==> flow/design.v <==
module Block(clk, en, rst, start, ballx, bally, x, y, hitx, topbotcol, LRcol);
input clk, en, rst, start;
input [9:0] ballx, bally, x, y;
output reg hitx, topbotcol, LRcol;
reg [3:0] S, NS;
parameter
Start = 4'd0,
init = 4'd1,
display = 4'd2,
hit = 4'd3,
tb = 4'd4,
lr = 4'd5;
always@(posedge clk or negedge rst)
begin
    if(rst == 1'b0)
        S <= Start;
    else if(en)
        S <= NS;
end
always@(*)
case(S)
    Start:
        NS = init;
    init:
        NS = display;
    display:
        if((ballx > x && ballx < x + 40 && bally == y) || (ballx > x && ballx < x + 40 && bally == y + 20))
            NS = tb;
        else if((bally > y && bally < y + 20 && (ballx == x || ballx == x + 1)) || (bally > y && bally < y + 20 && (ballx == x + 40 || ballx == x + 39)))
            NS = lr;
		  else
			   NS = display;
	 lr:
		NS = hit;
	 tb:
	   NS = hit;
    hit:
        NS = hit;
    default:
        NS = S;
endcase
always@(posedge clk or negedge rst)
begin
    if(rst == 1'b0)
    begin
        hitx <= 1'b0;
        topbotcol <= 1'b0;
        LRcol <= 1'b0;
    end
    else if(en)
    begin
        case(S)
            init:
				begin
                hitx <= 1'b0;
                topbotcol <= 1'b0;
                LRcol <= 1'b0;
				end
            display:
				begin
					 begin
                    hitx <= 1'b0;
					 end
				end
				tb:
				begin
                   topbotcol <= 1'b1;
                   hitx <= 1'b1;
				end
				lr:
				begin
                   LRcol <= 1'b1;
                   hitx <= 1'b1;
				end
            hit:
				begin
                topbotcol <= 1'b0;
                LRcol <= 1'b0;
                hitx <= 1'd1;
				end
        endcase
    end
end
endmodule
module Ballmove(rst, clk, clk60, start, topbotcol, LRcol, topbotcol2, LRcol2, topbotcol3, LRcol3, topbotcol4, LRcol4, topbotcol5, LRcol5, topbotcol6, LRcol6, topbotcol7, LRcol7, topbotcol8, LRcol8, topbotcol9, LRcol9, topbotcol10, LRcol10, topbotcol11, LRcol11, topbotcol12, LRcol12, topbotcol13, LRcol13, topbotcol14, LRcol14, topbotcol15, LRcol15, topbotcol16, LRcol16, ceilingcol, walcol, padcol, padAng, ballx, bally, L);
input rst, clk, clk60, start,topbotcol, LRcol, topbotcol2, LRcol2, topbotcol3, LRcol3, topbotcol4, LRcol4, topbotcol5, LRcol5, topbotcol6, LRcol6, topbotcol7, LRcol7, topbotcol8, LRcol8, topbotcol9, LRcol9, topbotcol10, LRcol10, topbotcol11, LRcol11, topbotcol12, LRcol12, topbotcol13, LRcol13, topbotcol14, LRcol14, topbotcol15, LRcol15, topbotcol16, LRcol16, padcol, ceilingcol, walcol;
input [2:0] padAng;
output reg [9:0] ballx, bally;
output reg L;
reg [3:0] S, NS;
reg [2:0] movex, movey;
reg UD;
reg [2:0] LR;
parameter
Start = 4'd0,
Startpos = 4'd1,
Startmove = 4'd2,
Move = 4'd3,
SwitchL = 4'd4,
SwitchR = 4'd8,
Switchy = 4'd5,
Padcol = 4'd6,
Done = 4'd7,
Startx = 10'd160,
Starty = 10'd100;
always@(posedge clk or negedge rst)
begin
    if(rst == 1'b0)
        S <= Start;
    else if(clk60)
        S <= NS;
end
always@(*)
begin
    case(S)
        Start:
            NS = Startpos;
        Startpos:
         if(start == 1'b0)
				NS = Startmove;
			else
				NS = Startpos;
		Startmove:
			NS = Move;
		Move:
			if(topbotcol == 1'b1 || topbotcol2 == 1'b1 || topbotcol3 == 1'b1 || topbotcol4 == 1'b1 || topbotcol5 == 1'b1 || topbotcol6 == 1'b1 || topbotcol7 == 1'b1 || topbotcol8 == 1'b1 || topbotcol9 == 1'b1 || topbotcol10 == 1'b1 || topbotcol11 == 1'b1 || topbotcol12 == 1'b1 || topbotcol13 == 1'b1 || topbotcol14 == 1'b1 || topbotcol15 == 1'b1 || topbotcol16 == 1'b1)
				NS = Switchy;
			else
			if(bally == 10'd1)
				NS = Switchy;
			else
			if(ballx == 10'd2)
				NS = SwitchL;
			else
			if(ballx == 10'd1)
				NS = SwitchL;
			else
			if(ballx == 10'd318)
				NS = SwitchR;
			else
			if(ballx == 10'd319)
				NS = SwitchR;
			else
			if(LRcol == 1'b1 || LRcol2 == 1'b1 || LRcol3 == 1'b1 || LRcol4 == 1'b1 || LRcol5 == 1'b1 || LRcol6 == 1'b1 || LRcol7 == 1'b1 || LRcol8 == 1'b1 || LRcol9 == 1'b1 || LRcol10 == 1'b1 || LRcol11 == 1'b1 || LRcol12 == 1'b1 || LRcol13 == 1'b1 || LRcol14 == 1'b1 || LRcol15 == 1'b1 || LRcol16 == 1'b1)
				NS = SwitchL;
			else
			if(padcol == 1'b1)
				NS = Padcol;
			else
			if(bally == 240)
				NS = Done;
			else
				NS = Move;
		Switchy:
			NS = Move;
		SwitchL:
			NS = Move;
		SwitchR:
			NS = Move;
		Padcol:
			NS = Move;
		Done:
			NS = Done;
		default:
			NS = S;
	endcase
end
always@(posedge clk or negedge rst)
begin
	if(rst == 1'b0)
	begin
		ballx <= 10'd160;
		bally <= 10'd100;
		UD <= 1'b0;
		LR <= 3'd0;
		L <= 1'b0;
		movex <= 3'd0;
		movey <= 3'd0;
	end
	else if(clk60)
	begin
		case(S)
			Start: 
			begin
				ballx <= 10'd160;
				bally <= 10'd100;
			end
			Startmove:
			begin
				movex <= 3'd0;
				movey <= 3'd1;
			end
			Move:
			begin
			if(UD == 1'b0 && LR == 3'd0)
			begin
				ballx <= ballx;
				bally <= bally + 1;
			end
			else if(UD == 1'b0 && LR == 3'd1)
			begin
				ballx <= ballx - 1;
				bally <= bally + 1;
			end
			else if(UD == 1'b0 && LR == 3'd2)
			begin
				ballx <= ballx - 2;
				bally <= bally + 1;
			end
			else if(UD == 1'b0 && LR == 3'd3)
			begin
				ballx <= ballx + 1;
				bally <= bally + 1;
			end
			else if(UD == 1'b0 && LR == 3'd4)
			begin
				ballx <= ballx + 2;
				bally <= bally + 1;
			end
			else if(UD == 1'b1 && LR == 3'd0)
			begin
				ballx <= ballx;
				bally <= bally - 1;
			end
			else if(UD == 1'b1 && LR == 3'd1)
			begin
				ballx <= ballx - 1;
				bally <= bally - 1;
			end
			else if(UD == 1'b1 && LR == 3'd2)
			begin
				ballx <= ballx - 2;
				bally <= bally - 1;
			end
			else if(UD == 1'b1 && LR == 3'd3)
			begin
				ballx <= ballx + 1;
				bally <= bally - 1;
			end
			else if(UD == 1'b1 && LR == 3'd4)
			begin
				ballx <= ballx + 2;
				bally <= bally - 1;
			end
			else
			begin
				bally <= ballx;
				bally <= bally;
			end
			end
			Switchy:
			begin
				if(UD == 1'b1)
				begin
					bally <= bally + 2;
					UD <= 1'b0;
				end
				else
				begin
					bally <= bally - 2;
					UD <= 1'b1;
				end
			end
			SwitchL:
			begin
				if(LR == 3'd1)
				begin
					ballx <= ballx + 2;
					LR <= 3'd3;
				end
				else if(LR == 3'd2)
				begin
					ballx <= ballx + 3;
					LR <= 3'd4;
				end
				else
				begin
					LR <= LR;
				end
			end
			SwitchR:
			begin
				if(LR == 3'd3)
				begin
					ballx <= ballx - 2;
					LR <= 3'd1;
				end
				else if(LR == 3'd4)
				begin
					ballx <= ballx - 3;
					LR <= 3'd2;
				end
				else
				begin
					LR <= LR;
				end
			end
			Padcol:
			begin
				bally <= bally - 1;
				UD <= 1'b1;
				case(padAng)
					3'd0:
					begin
						LR <= 3'd2;
					end
					3'd1:
					begin
						LR <= 3'd1;
					end
					3'd2:
					begin
						LR <= 3'd0;
					end
					3'd3:
					begin
						LR <= 3'd3;
					end
					3'd4:
					begin
						LR <= 3'd4;
					end
				endcase
			end
			Done:
			begin
				L <= 1'b1;
			end
		endcase
	end
end
endmodule
module Paddlemove(rst, clk, clk60, L, R, start, ballx, bally, padx, pady, Padcol, PadAng);
input rst, clk, clk60, L, R, start;
input [9:0] ballx, bally;
output reg Padcol;
output reg [2:0] PadAng;
output reg [9:0] padx, pady;
reg [3:0] S,NS;
parameter
PadW = 8'd80,
PadH = 5'd20,
PadStartX = 10'd100,
PadStartY = 10'd200,
ScreenW = 10'd320,
ScreenH = 10'd240,
Start = 4'd0,
Wait = 4'd1,
MoveL = 4'd2,
MoveR = 4'd3;
always@(posedge clk or negedge rst)
begin
    if(rst == 1'b0)
        S <= Start;
    else if(clk60)
        S <= NS;
end
always@(*)
    case(S)
        Start:
            if(start == 1'b0)
                NS = Wait;
            else
                NS = Start;
        Wait:
            if(L == 1'b0)
                NS = MoveL;
            else
            if(R == 1'b0)
                NS = MoveR;
            else
            if(L^~R == 1'b0)
                NS = Wait;
            else
                NS = Wait;
        MoveL:
            if(L == 1'b0)
                NS = MoveL;
            else
                NS = Wait;
        MoveR:
            if(R == 1'b0)
                NS = MoveR;
            else
                NS = Wait;
        default:
            NS = S;
    endcase
always@(posedge clk or negedge rst)
begin
    if(rst == 1'b0)
    begin
        padx <= PadStartX;
        pady <= PadStartY;
        Padcol <= 1'b0;
        PadAng <= 3'd0;
    end
    else if(clk60)
    begin
        case(S)
            Wait:
				begin
                if(ballx > padx && ballx < padx + 17 && bally == pady)
					 begin
                    Padcol <= 1'b1;
                    PadAng <= 3'd0;
					 end
                else
                if(ballx > padx + 16 && ballx < padx + 33 && bally == pady)
					 begin
                    Padcol <= 1'b1;
                    PadAng <= 3'd1;
					 end
                else
                if(ballx > padx + 32 && ballx < padx + 49 && bally == pady)
					 begin
                    Padcol <= 1'b1;
                    PadAng <= 3'd2;
					 end
                else
                if(ballx > padx + 48 && ballx < padx + 65 && bally == pady)
					 begin
                    Padcol <= 1'b1;
                    PadAng <= 3'd3;
					 end
                else
                if(ballx > padx + 64 && ballx < padx + 80 && bally == pady)
					 begin
                    Padcol <= 1'b1;
                    PadAng <= 3'd4;
					 end
                else
					 begin
                    padx <= padx;
                    Padcol <= 1'b0;
					 end
            end
            MoveL:
				begin
                if(ballx > padx && ballx < padx + 17 && bally == pady)
					 begin
                    Padcol <= 1'b1;
                    PadAng <= 3'd0;
					 end
                else
                if(ballx > padx + 16 && ballx < padx + 33 && bally == pady)
					 begin
                    Padcol <= 1'b1;
                    PadAng <= 3'd1;
					 end
                else
                if(ballx > padx + 32 && ballx < padx + 49 && bally == pady)
					 begin
                    Padcol <= 1'b1;
                    PadAng <= 3'd2;
					 end
                else
                if(ballx > padx + 48 && ballx < padx + 65 && bally == pady)
					 begin
                    Padcol <= 1'b1;
                    PadAng <= 3'd3;
					 end
                else
                if(ballx > padx + 64 && ballx < padx + 80 && bally == pady)
					 begin
                    Padcol <= 1'b1;
                    PadAng <= 3'd4;
					 end
                else
                if(padx == 10'd0)
					 begin
                    padx <= padx;
					 end
                else
					 begin
                    padx <= padx - 1;
                    Padcol <= 1'b0;
					 end
				end
            MoveR:
				begin
                if(ballx > padx && ballx < padx + 17 && bally == pady)
					 begin
                    Padcol <= 1'b1;
                    PadAng <= 3'd0;
					 end
                else
                if(ballx > padx + 16 && ballx < padx + 33 && bally == pady)
					 begin
                    Padcol <= 1'b1;
                    PadAng <= 3'd1;
					 end
                else
                if(ballx > padx + 32 && ballx < padx + 49 && bally == pady)
					 begin
                    Padcol <= 1'b1;
                    PadAng <= 3'd2;
					 end
                else
                if(ballx > padx + 48 && ballx < padx + 65 && bally == pady)
					 begin
                    Padcol <= 1'b1;
                    PadAng <= 3'd3;
					 end
                else
                if(ballx > padx + 64 && ballx < padx + 80 && bally == pady)
					 begin
                    Padcol <= 1'b1;
                    PadAng <= 3'd4;
					 end
                else
                if(padx == 10'd240)
					 begin
                    padx <= padx;
					 end
                else
					 begin
                    padx <= padx + 1;
                    Padcol <= 1'b0;
					 end
				end
            endcase
		end
	end
endmodule
module Display(clk, rst, x, y, ballx, bally, paddlex, paddley, block1x, block1y, block2x, block2y, block3x, block3y, block4x, block4y, block5x, block5y, block6x, block6y, block7x, block7y, block8x, block8y, block9x, block9y, block10x, block10y, block11x, block11y, block12x, block12y, block13x, block13y, block14x, block14y, block15x, block15y, block16x, block16y, hit1, hit2, hit3, hit4, hit5, hit6, hit7, hit8, hit9, hit10, hit11, hit12, hit13, hit14, hit15, hit16, start, done, L, W, color);
input clk, rst, start, hit1, hit2, hit3, hit4, hit5, hit6, hit7, hit8, hit9, hit10, hit11, hit12, hit13, hit14, hit15, hit16, done, W, L;
input [9:0] x, y, ballx, bally, paddlex, paddley, block1x, block1y, block2x, block2y, block3x, block3y, block4x, block4y, block5x, block5y, block6x, block6y, block7x, block7y, block8x, block8y, block9x, block9y, block10x, block10y, block11x, block11y, block12x, block12y, block13x, block13y, block14x, block14y, block15x, block15y, block16x, block16y;
output reg [2:0] color;
reg [8:0] shift;
reg [7:0] S, NS;
parameter
Start = 8'd0,
xypos = 8'd1,
black = 8'd2,
colour = 8'd3,
white = 8'd4,
Begin = 8'd5,
Win = 8'd6,
Loss = 8'd7;
always@(posedge clk or negedge rst)
begin
	if(rst == 1'b0)
		S<= Start;
	else 
		S<= NS;
end
always@(*)
begin
case(S)
	Start:
		if(start == 1'b0)
			NS = xypos;
		else
			NS = Start;
	xypos:
		if((x > paddlex && x < paddlex + 80 && y < paddley + 10 && y > paddley) || (x > ballx - 2 && x < ballx + 2 && y > bally - 2 && y < bally + 2) && L == 1'b0 && W == 1'b0)
			NS = black;
		else if(x > block1x && x < block1x + 40 && y > block1y && y < block1y + 20 && hit1 == 1'b0 && L == 1'b0 && W == 1'b0)
			NS = colour;
		else if(x > block2x && x < block2x + 40 && y > block2y && y < block2y + 20 && hit2 == 1'b0 && L == 1'b0 && W == 1'b0)
			NS = colour;
		else if(x > block3x && x < block3x + 40 && y > block3y && y < block3y + 20 && hit3 == 1'b0 && L == 1'b0 && W == 1'b0)
			NS = colour;
		else if(x > block4x && x < block4x + 40 && y > block4y && y < block4y + 20 && hit4 == 1'b0 && L == 1'b0 && W == 1'b0)
			NS = colour;
		else if(x > block5x && x < block5x + 40 && y > block5y && y < block5y + 20 && hit5 == 1'b0 && L == 1'b0 && W == 1'b0)
			NS = colour;
		else if(x > block6x && x < block6x + 40 && y > block6y && y < block6y + 20 && hit6 == 1'b0 && L == 1'b0 && W == 1'b0)
			NS = colour;
		else if(x > block7x && x < block7x + 40 && y > block7y && y < block7y + 20 && hit7 == 1'b0 && L == 1'b0 && W == 1'b0)
			NS = colour;
		else if(x > block8x && x < block8x + 40 && y > block8y && y < block8y + 20 && hit8 == 1'b0 && L == 1'b0 && W == 1'b0)
			NS = colour;
		else if(x > block9x && x < block9x + 40 && y > block9y && y < block9y + 20 && hit9 == 1'b0 && L == 1'b0 && W == 1'b0)
			NS = colour;
		else if(x > block10x && x < block10x + 40 && y > block10y && y < block10y + 20 && hit10 == 1'b0 && L == 1'b0 && W == 1'b0)
			NS = colour;
		else if(x > block11x && x < block11x + 40 && y > block11y && y < block11y + 20 && hit11 == 1'b0 && L == 1'b0 && W == 1'b0)
			NS = colour;
		else if(x > block12x && x < block12x + 40 && y > block12y && y < block12y + 20 && hit12 == 1'b0 && L == 1'b0 && W == 1'b0)
			NS = colour;
		else if(x > block13x && x < block13x + 40 && y > block13y && y < block13y + 20 && hit13 == 1'b0 && L == 1'b0 && W == 1'b0)
			NS = colour;
		else if(x > block14x && x < block14x + 40 && y > block14y && y < block14y + 20 && hit14 == 1'b0 && L == 1'b0 && W == 1'b0)
			NS = colour;
		else if(x > block15x && x < block15x + 40 && y > block15y && y < block15y + 20 && hit15 == 1'b0 && L == 1'b0 && W == 1'b0)
			NS = colour;
		else if(x > block16x && x < block16x + 40 && y > block16y && y < block16y + 20 && hit16 == 1'b0 && L == 1'b0 && W == 1'b0)
			NS = colour;
		else if(L == 1'b1)
			NS = Loss;
		else if(W == 1'b1)
			NS = Win;
		else 
			NS = white;
	black:
		NS = xypos;
	colour:
		NS = xypos;
	white:
		NS = xypos;
	Win:
		NS = xypos;
	Loss:
		NS = xypos;
	default:
		NS = S;
endcase
end
always@(posedge clk or negedge rst)
begin
	if(rst == 1'b0)
	begin
		color <= 3'b111;
	end
	else
	begin
		case (S)
			Start:
			begin
			color <= 3'b000;
			end
			black:
			begin
			color <= 3'b001;
			end
			colour:
			begin
			color <= 3'b010;
			end
			white:
			begin
			color <= 3'b011;
			end
			Win:
			begin
			color <= 3'b100;
			end
			Loss:
			begin
			color <= 3'b101;
			end
			default:
			begin
			color <= 3'b111;
			end
		endcase
	end
end
endmodule
module BreakoutControl(clk_50, strt, rst, L, R, tick, color, pix_x, pix_y, ball_x, ball_y, pad_x, bricks, win, lose);
input clk_50;
input strt, rst, L, R;
input tick;
output [2:0] color;
output [8:0] pix_x;
output [7:0] pix_y;
output [9:0] ball_x;
output [9:0] ball_y;
output [9:0] pad_x;
output [15:0] bricks;
output win, lose;
parameter 
Start = 4'd0,
Play = 4'd1,
Win = 4'd2,
Lose = 4'd3,
block1x = 10'd1,
block1y = 10'd50,
block2x = 10'd41,
block2y = 10'd50,
block3x = 10'd81,
block3y = 10'd50,
block4x = 10'd121,
block4y = 10'd50,
block5x = 10'd161,
block5y = 10'd50,
block6x = 10'd201,
block6y = 10'd50,
block7x = 10'd241,
block7y = 10'd50,
block8x = 10'd281,
block8y = 10'd50,
block9x = 10'd1,
block9y = 10'd19,
block10x = 10'd41,
block10y = 10'd19,
block11x = 10'd81,
block11y = 10'd19,
block12x = 10'd121,
block12y = 10'd19,
block13x = 10'd161,
block13y = 10'd19,
block14x = 10'd201,
block14y = 10'd19,
block15x = 10'd241,
block15y = 10'd19,
block16x = 10'd281,
block16y = 10'd19;
wire [2:0] color;
reg [3:0] S,NS;
reg W, done, start_state, ph25; 
reg [9:0] x, y;
wire [9:0] ballx, bally, padx, pady;
wire [2:0] PadAng;
wire padcol, topbotcol, LRcol, topbotcol2, LRcol2, topbotcol3, LRcol3, topbotcol4, LRcol4, topbotcol5, LRcol5, topbotcol6, LRcol6, topbotcol7, LRcol7, topbotcol8, LRcol8, topbotcol9, LRcol9, topbotcol10, LRcol10, topbotcol11, LRcol11, topbotcol12, LRcol12, topbotcol13, LRcol13, topbotcol14, LRcol14, topbotcol15, LRcol15, topbotcol16, LRcol16, ceilingcol, walcol, Lo;
wire Hit1, Hit2, Hit3, Hit4, Hit5, Hit6, Hit7, Hit8, Hit9, Hit10, Hit11, Hit12, Hit13, Hit14, Hit15, Hit16;
wire clk60;
assign clk60 = tick;
Paddlemove pad(rst, clk_50, clk60, L, R, strt, ballx, bally, padx, pady, padcol, PadAng);
Block blk1(clk_50, clk60, rst, strt, ballx, bally, block1x, block1y, Hit1, topbotcol, LRcol);
Block blk2(clk_50, clk60, rst, strt, ballx, bally, block2x, block2y, Hit2, topbotcol2, LRcol2);
Block blk3(clk_50, clk60, rst, strt, ballx, bally, block3x, block3y, Hit3, topbotcol3, LRcol3);
Block blk4(clk_50, clk60, rst, strt, ballx, bally, block4x, block4y, Hit4, topbotcol4, LRcol4);
Block blk5(clk_50, clk60, rst, strt, ballx, bally, block5x, block5y, Hit5, topbotcol5, LRcol5);
Block blk6(clk_50, clk60, rst, strt, ballx, bally, block6x, block6y, Hit6, topbotcol6, LRcol6);
Block blk7(clk_50, clk60, rst, strt, ballx, bally, block7x, block7y, Hit7, topbotcol7, LRcol7);
Block blk8(clk_50, clk60, rst, strt, ballx, bally, block8x, block8y, Hit8, topbotcol8, LRcol8);
Block blk9(clk_50, clk60, rst, strt, ballx, bally, block9x, block9y, Hit9, topbotcol9, LRcol9);
Block blk10(clk_50, clk60, rst, strt, ballx, bally, block10x, block10y, Hit10, topbotcol10, LRcol10);
Block blk11(clk_50, clk60, rst, strt, ballx, bally, block11x, block11y, Hit11, topbotcol11, LRcol11);
Block blk12(clk_50, clk60, rst, strt, ballx, bally, block12x, block12y, Hit12, topbotcol12, LRcol12);
Block blk13(clk_50, clk60, rst, strt, ballx, bally, block13x, block13y, Hit13, topbotcol13, LRcol13);
Block blk14(clk_50, clk60, rst, strt, ballx, bally, block14x, block14y, Hit14, topbotcol14, LRcol14);
Block blk15(clk_50, clk60, rst, strt, ballx, bally, block15x, block15y, Hit15, topbotcol15, LRcol15);
Block blk16(clk_50, clk60, rst, strt, ballx, bally, block16x, block16y, Hit16, topbotcol16, LRcol16);
Ballmove ball(rst, clk_50, clk60, strt, topbotcol, LRcol, topbotcol2, LRcol2, topbotcol3, LRcol3, topbotcol4, LRcol4, topbotcol5, LRcol5, topbotcol6, LRcol6, topbotcol7, LRcol7, topbotcol8, LRcol8, topbotcol9, LRcol9, topbotcol10, LRcol10, topbotcol11, LRcol11, topbotcol12, LRcol12, topbotcol13, LRcol13, topbotcol14, LRcol14, topbotcol15, LRcol15, topbotcol16, LRcol16, ceilingcol, walcol, padcol, PadAng, ballx, bally, Lo);
Display dis(clk_50, rst, x, y, ballx, bally, padx, pady, block1x, block1y, block2x, block2y, block3x, block3y, block4x, block4y, block5x, block5y, block6x, block6y, block7x, block7y, block8x, block8y, block9x, block9y, block10x, block10y, block11x, block11y, block12x, block12y, block13x, block13y, block14x, block14y, block15x, block15y, block16x, block16y, Hit1, Hit2, Hit3, Hit4, Hit5, Hit6, Hit7, Hit8, Hit9, Hit10, Hit11, Hit12, Hit13, Hit14, Hit15, Hit16, strt, done, Lo, W, color);
assign pix_x = x[8:0];
assign pix_y = y[7:0];
assign ball_x = ballx;
assign ball_y = bally;
assign pad_x = padx;
assign bricks = {Hit16, Hit15, Hit14, Hit13, Hit12, Hit11, Hit10, Hit9, Hit8, Hit7, Hit6, Hit5, Hit4, Hit3, Hit2, Hit1};
assign win = W;
assign lose = Lo;
always @(posedge clk_50 or negedge rst) begin
	if (rst == 1'b0) begin
		ph25 <= 0;
	end else begin
		ph25 <= ~ph25;
	end
end
always @(posedge clk_50 or negedge rst) begin
	if (rst == 1'b0) begin
		x <= 0;
		y <= 0;
	end else if (ph25 == 1'b0) begin
		if (x == 10'd320) begin
			x <= 0;
			if (y == 10'd240) begin
				y <= 0;
			end else begin
				y <= y + 10'd1;
			end
		end else begin
			x <= x + 10'd1;
		end
	end
end
always@(posedge clk_50 or negedge rst)
begin
	if(rst == 1'b0)
		S<= Start;
	else 
		S<= NS;
end
always@(*)
begin
case(S)
	Start:
		if(strt == 1'b0)
			NS = Play;
		else 
			NS = Start;
	Play:
		if(Hit1 == 1'b1 && Hit2 == 1'b1 && Hit3 == 1'b1 && Hit4 == 1'b1 && Hit5 == 1'b1 && Hit6 == 1'b1 && Hit7 == 1'b1 && Hit8 == 1'b1 && Hit9 == 1'b1 && Hit10 == 1'b1 && Hit11 == 1'b1 && Hit12 == 1'b1 && Hit13 == 1'b1 && Hit14 == 1'b1 && Hit15 == 1'b1 && Hit16 == 1'b1)
			NS = Win;
		else 
			if(Lo == 1'b1)
				NS = Lose;
			else
			NS = Play;
	Win:
		NS = Win;
	Lose: 
		NS = Lose;
	default:
		NS = S;
endcase
end
always@(posedge clk_50 or negedge rst)
begin
	if(rst == 1'b0)
	begin 
		done <= 1'b0;
		W <= 1'b0;
		start_state <= 1'b1;
	end
	else 
	begin
		case (S)
			Start:
			begin
				done <= 1'b0;
				W <= 1'b0;
			end
			Win:
			begin
				W <= 1'b1;
			end
		endcase
	end
end
endmodule	
Reports on BreakoutControl
The steps from the RTL of BreakoutControl to its reports follow in flow order.
Line numbers count from 1 in the design file above.
A cell with - has no value.
- top module: BreakoutControl
- clock input: clk_50
- library: sky130hd
- timing corner: tt_025C_1v80

Elaborated design
Yosys after proc, flatten, opt, wreduce and memory -nomap, before mapping. Memory bits, and registers merged into a memory's read port (data or address), are not among the register bits. Print and check cells are not counted.
- noted latch bits: 0
- noted output and inout port bits: 68
- input bits: 6
- noted elaborated cells: 1069
- noted memory bits (read-only): 0
- noted clocked read ports x word width: 0
- bits in writable memories at 0
- register bits after elaboration at 196
- noted memory cells: 0
- reduce/logical cells at 508
- multiply operators at 0
- $lt $le $gt $ge at 58
- noted bitwise gates (word level): 20
- noted add/subtract/negate cells: 23
- divide/modulo/power cells: 0
- multiplexer cells: 212
- noted shift operators: 0
- equal/unequal tests at 167
- operators with widths (operator ; number):
    2-to-1 mux 10 bit ; 39
    case mux 4 bit (select 4 bit) ; 18
    logical AND 1 bit ; 205
    > comparator 10 x 32 -> 1 bit ; 6
    less-than comparator 10 x 32 -> 1 bit ; 6
    equality test 4 x 2 -> 1 bit (second input constant) ; 38
    equality test 4 x 3 -> 1 bit (second input constant) ; 36
    2-to-1 mux 8 bit ; 18
    AND reduction 2 bit ; 69
    equality test 10 x 8 -> 1 bit (second input constant) ; 13
    nonzero test 2 bit ; 51
    2-to-1 mux 4 bit ; 25
    case mux 1 bit (select 2 bit) ; 50
    2-to-1 mux 3 bit ; 27
    equality test 10 x 9 -> 1 bit (second input constant) ; 8
    nonzero test 4 bit ; 20
    case mux 10 bit (select 4 bit) ; 2
    logical OR 1 bit ; 79
    equality test 4 x 1 -> 1 bit (second input constant) ; 19
    zero test 4 bit ; 19
    equality test 10 x 7 -> 1 bit (second input constant) ; 7
    > comparator 10 x 8 -> 1 bit (second input constant) ; 7
    less-than comparator 10 x 8 -> 1 bit (second input constant) ; 7
    OR reduction 2 bit ; 32
    less-than comparator 10 x 7 -> 1 bit (second input constant) ; 6
    OR reduction 3 bit ; 17
    adder 10 x 1 -> 10 bit (second input constant) ; 5
    equality test 10 x 6 -> 1 bit (second input constant) ; 5
Not listed: further kinds 55, cells in them 154.

Depth
Depth = most cells in a row (Yosys ltp): at word level without a register or memory, in the mapped netlist without a sequential cell, where the memories' decode and read muxes count.
- noted depth in word-level cells: 25
- ABC_AREA: 0
- gate-level depth with buffers at 17

Synthesis result
Source: synth_stat.txt of the flow (Yosys; design flattened, memories mapped). It holds for the ABC_AREA given above (unset counts as 0); a run with the other value may have another netlist.
Totals and module areas in this step are rounded.
- mapped flip-flops: 235
- noted cell area after synthesis: 17300 sq um
- noted mapped cells: 2025
- cells by type (cell ; number):
    sky130_fd_sc_hd__dfrtp_1 ; 202
    sky130_fd_sc_hd__ha_1 ; 154
    sky130_fd_sc_hd__dfstp_2 ; 33
    sky130_fd_sc_hd__o21ai_0 ; 157
    sky130_fd_sc_hd__xnor2_1 ; 87
    sky130_fd_sc_hd__nand2_1 ; 187
    sky130_fd_sc_hd__a21oi_1 ; 122
    sky130_fd_sc_hd__nor2_1 ; 159
    sky130_fd_sc_hd__inv_1 ; 94
    sky130_fd_sc_hd__o21a_1 ; 41
    sky130_fd_sc_hd__clkbuf_1 ; 81
    sky130_fd_sc_hd__nand3_1 ; 59
    sky130_fd_sc_hd__buf_4 ; 34
    sky130_fd_sc_hd__mux2_2 ; 20
    sky130_fd_sc_hd__nor2b_1 ; 36
    sky130_fd_sc_hd__nand4_1 ; 34
    sky130_fd_sc_hd__nor3_1 ; 42
    sky130_fd_sc_hd__o31ai_1 ; 28
Not listed: further types 65, cells in them 455.
By module: a second synthesis without flattening, with its own total; a netlist apart from the flattened one above.
- cell total of the unflattened synthesis: 7654
- noted area total of the unflattened synthesis: 59800 sq um
Rows give one instance, submodules left out.
- modules (module ; cells ; area (sq um) ; instances ; sequential area (sq um)):
    Block ; 255 ; 1970 ; 16 ; 226
    Display ; 2493 ; 19300 ; 1 ; 255
    Ballmove ; 486 ; 3880 ; 1 ; 910
    Paddlemove ; 432 ; 3590 ; 1 ; 455
    BreakoutControl ; 163 ; 1530 ; 1 ; 627

Worst setup path after synthesis
OpenSTA on the mapped netlist: ideal clock, no wires. The path of least setup slack (recovery checks aside). Input and output delay are each 20% of the period. Register names are those of the netlist, which keeps one name where synthesis merged equal registers.
- kind: register -> register
- from: register ball.bally[1]
- to: register dis.S
- path slack: 6236 ps
- arrival time at 3644 ps
- period: 10000 ps
- noted library setup time: 120 ps
- noted delay of the path: 3764 ps
- data required time: 9880 ps
- driving pins on the path at 16
- noted period reached after synthesis: 3764 ps
"delay of the path" = arrival - input delay + setup time.
"driving pins on the path" counts driving pins, that of a launching flip-flop among them; a cell with two outputs on the path counts twice.
"period reached after synthesis" = period - worst setup slack (recovery checks aside). The figure is calculated, with input and output delays left at 20% of the set period.
Where an end lacks its bit number, it is one bit of the signal, or one of the new flip-flops if synthesis recoded a state register.
At most two assigning lines are given for a register; there are more.
- cell sequence: sky130_fd_sc_hd__dfrtp_1 > sky130_fd_sc_hd__inv_1 > sky130_fd_sc_hd__ha_1 > sky130_fd_sc_hd__nand2_1 > sky130_fd_sc_hd__or3_1 > sky130_fd_sc_hd__or3_1 > sky130_fd_sc_hd__xor2_1 > sky130_fd_sc_hd__ha_1 > sky130_fd_sc_hd__o21a_1 > sky130_fd_sc_hd__o22ai_1 > sky130_fd_sc_hd__a2111oi_0 > sky130_fd_sc_hd__nand3_1 > sky130_fd_sc_hd__a31o_2 > sky130_fd_sc_hd__a221oi_1 > sky130_fd_sc_hd__a211oi_1 > sky130_fd_sc_hd__and3b_1
- ends and longest elaborated chain, after synthesis (item ; RTL line ; source):
    from (decl) ; 88 ; output reg [9:0] ballx, bally;
    from (assign) ; 198 ; bally <= bally + 1;
    from (assign) ; 203 ; bally <= bally + 1;
    to (assign) ; 544 ; S<= Start;
    to (assign) ; 546 ; S<= NS;
    to (decl) ; 531 ; reg [7:0] S, NS;
Chain of elaborated cells between the ends: none given.

Path in the finished layout
From the final timing report of flow run A: the path of least setup slack in the routed layout; clock arrival at registers is part of the times.
The path's times are printed in steps of 10 ps; the period is the one set.
- kind: register -> register
- from: register pad.padx[6]
- to: register pad.padx[9]
- data required time: 3370 ps
- period: 2940 ps
- arrival time at 3870 ps
- path slack: -490 ps
- driving pins on the path at 16
- noted library setup time: 120 ps
Between the ends stands the longest chain of elaborated cells between them, by number of cells; it is not shown to be the way that was timed. Of several equally long chains one is given.
A line is the first line of the expression or statement that the cell stems from. Yosys adds cells for indexed reads and writes and turns some case tables into memories.
At most two assigning lines are given for a register; there are more.
- cell sequence: sky130_fd_sc_hd__dfstp_2 > sky130_fd_sc_hd__clkinvlp_4 > sky130_fd_sc_hd__buf_6 > sky130_fd_sc_hd__ha_2 > sky130_fd_sc_hd__a21oi_2 > sky130_fd_sc_hd__xnor2_2 > sky130_fd_sc_hd__ha_1 > sky130_fd_sc_hd__a21oi_2 > sky130_fd_sc_hd__nor2_2 > sky130_fd_sc_hd__or4_4 > sky130_fd_sc_hd__nor3_4 > sky130_fd_sc_hd__buf_6 > sky130_fd_sc_hd__nor4_4 > sky130_fd_sc_hd__buf_4 > sky130_fd_sc_hd__a21boi_2 > sky130_fd_sc_hd__xnor2_1
- noted length of the longest elaborated chain: 10
- noted elaborated cells between the ends (all ways): 59
- ends and longest elaborated chain, post-layout (item ; RTL line ; source):
    from (decl) ; 338 ; output reg [9:0] padx, pady;
    from (assign) ; 393 ; padx <= PadStartX;
    from (assign) ; 434 ; padx <= padx;
    adder 10 x 7 -> 11 bit ; 506 ; if(ballx > padx + 64 && ballx < padx + 80 && bally == pady)
    > comparator 10 x 32 -> 1 bit ; 506 ;
    logical AND 1 bit x2 ; 506 ;
    2-to-1 mux 10 bit ; 506 ;
    2-to-1 mux 10 bit ; 500 ; if(ballx > padx + 48 && ballx < padx + 65 && bally == pady)
    2-to-1 mux 10 bit ; 494 ; if(ballx > padx + 32 && ballx < padx + 49 && bally == pady)
    2-to-1 mux 10 bit ; 488 ; if(ballx > padx + 16 && ballx < padx + 33 && bally == pady)
    2-to-1 mux 10 bit ; 482 ; if(ballx > padx && ballx < padx + 17 && bally == pady)
    case mux 10 bit (select 2 bit) ; 400 ; case(S)
    to (assign) ; 393 ;
    to (assign) ; 434 ;
    to (decl) ; 338 ;

# Flow runs of BreakoutControl

Measured results for BreakoutControl: 3 stored runs of the Yosys and OpenROAD flow on sky130hd. The settings differ; the order carries no meaning. The constraints put input and output delay at 20% of the set period each and load the outputs with 0.01 pF.
"worst path time" means the part of the period allowed to the worst setup path (the constraints hold back 20% at inputs and 20% at outputs) less its slack; where the path has registers, the arrival times of their clocks count too.
"power consumption": no workload was simulated; the value follows from the tool's default switching activity.
"worst path time" is given in steps of 10 ps.
The results are shown rounded.

Flow run A
Settings were CAP_MARGIN = 10; CORE_UTILIZATION = 55; CTS_CLUSTER_SIZE = 41; GPL_ROUTABILITY_DRIVEN = 0; MAX_ROUTING_LAYER = met5; PLACE_DENSITY_LB_ADDON = 0.04; SETUP_SLACK_MARGIN = 0.48; period_ns = 2.94; CORE_MARGIN = 2; SLEW_MARGIN = 20
- area of the synthesized netlist: 17300 sq um
- overall die area: 33000 sq um
- post-layout utilization: 73.7 %
- noted the worst setup slack after layout: -494 ps
- noted the sum of negative setup slack: -8520 ps
- smallest hold slack: 330 ps
- power consumption at 20500 uW
- noted the worst path time: 3430 ps
- worst setup path type: register -> register

Flow run B
Settings were CORE_UTILIZATION = 40; period_ns = 10.0; CAP_MARGIN = 20; CORE_MARGIN = 2; SLEW_MARGIN = 20
- area of the synthesized netlist: 17300 sq um
- overall die area: 45000 sq um
- post-layout utilization: 44.8 %
- noted the worst setup slack after layout: 5380 ps
- noted the sum of negative setup slack: 0 ps
- smallest hold slack: 458 ps
- power consumption at 4580 uW
- noted the worst path time: 4620 ps
- worst setup path type: register -> register

Flow run C
Settings were CAP_MARGIN = 5; CORE_UTILIZATION = 52; CTS_CLUSTER_DIAMETER = 61; CTS_CLUSTER_SIZE = 41; GPL_ROUTABILITY_DRIVEN = 1; MAX_ROUTING_LAYER = met5; PLACE_DENSITY_LB_ADDON = 0.04; period_ns = 2.94; CORE_MARGIN = 2; SLEW_MARGIN = 20
- area of the synthesized netlist: 17300 sq um
- overall die area: 34800 sq um
- post-layout utilization: 66.1 %
- noted the worst setup slack after layout: -353 ps
- noted the sum of negative setup slack: -5920 ps
- smallest hold slack: 395 ps
- power consumption at 18500 uW
- noted the worst path time: 3290 ps
- worst setup path type: register -> register
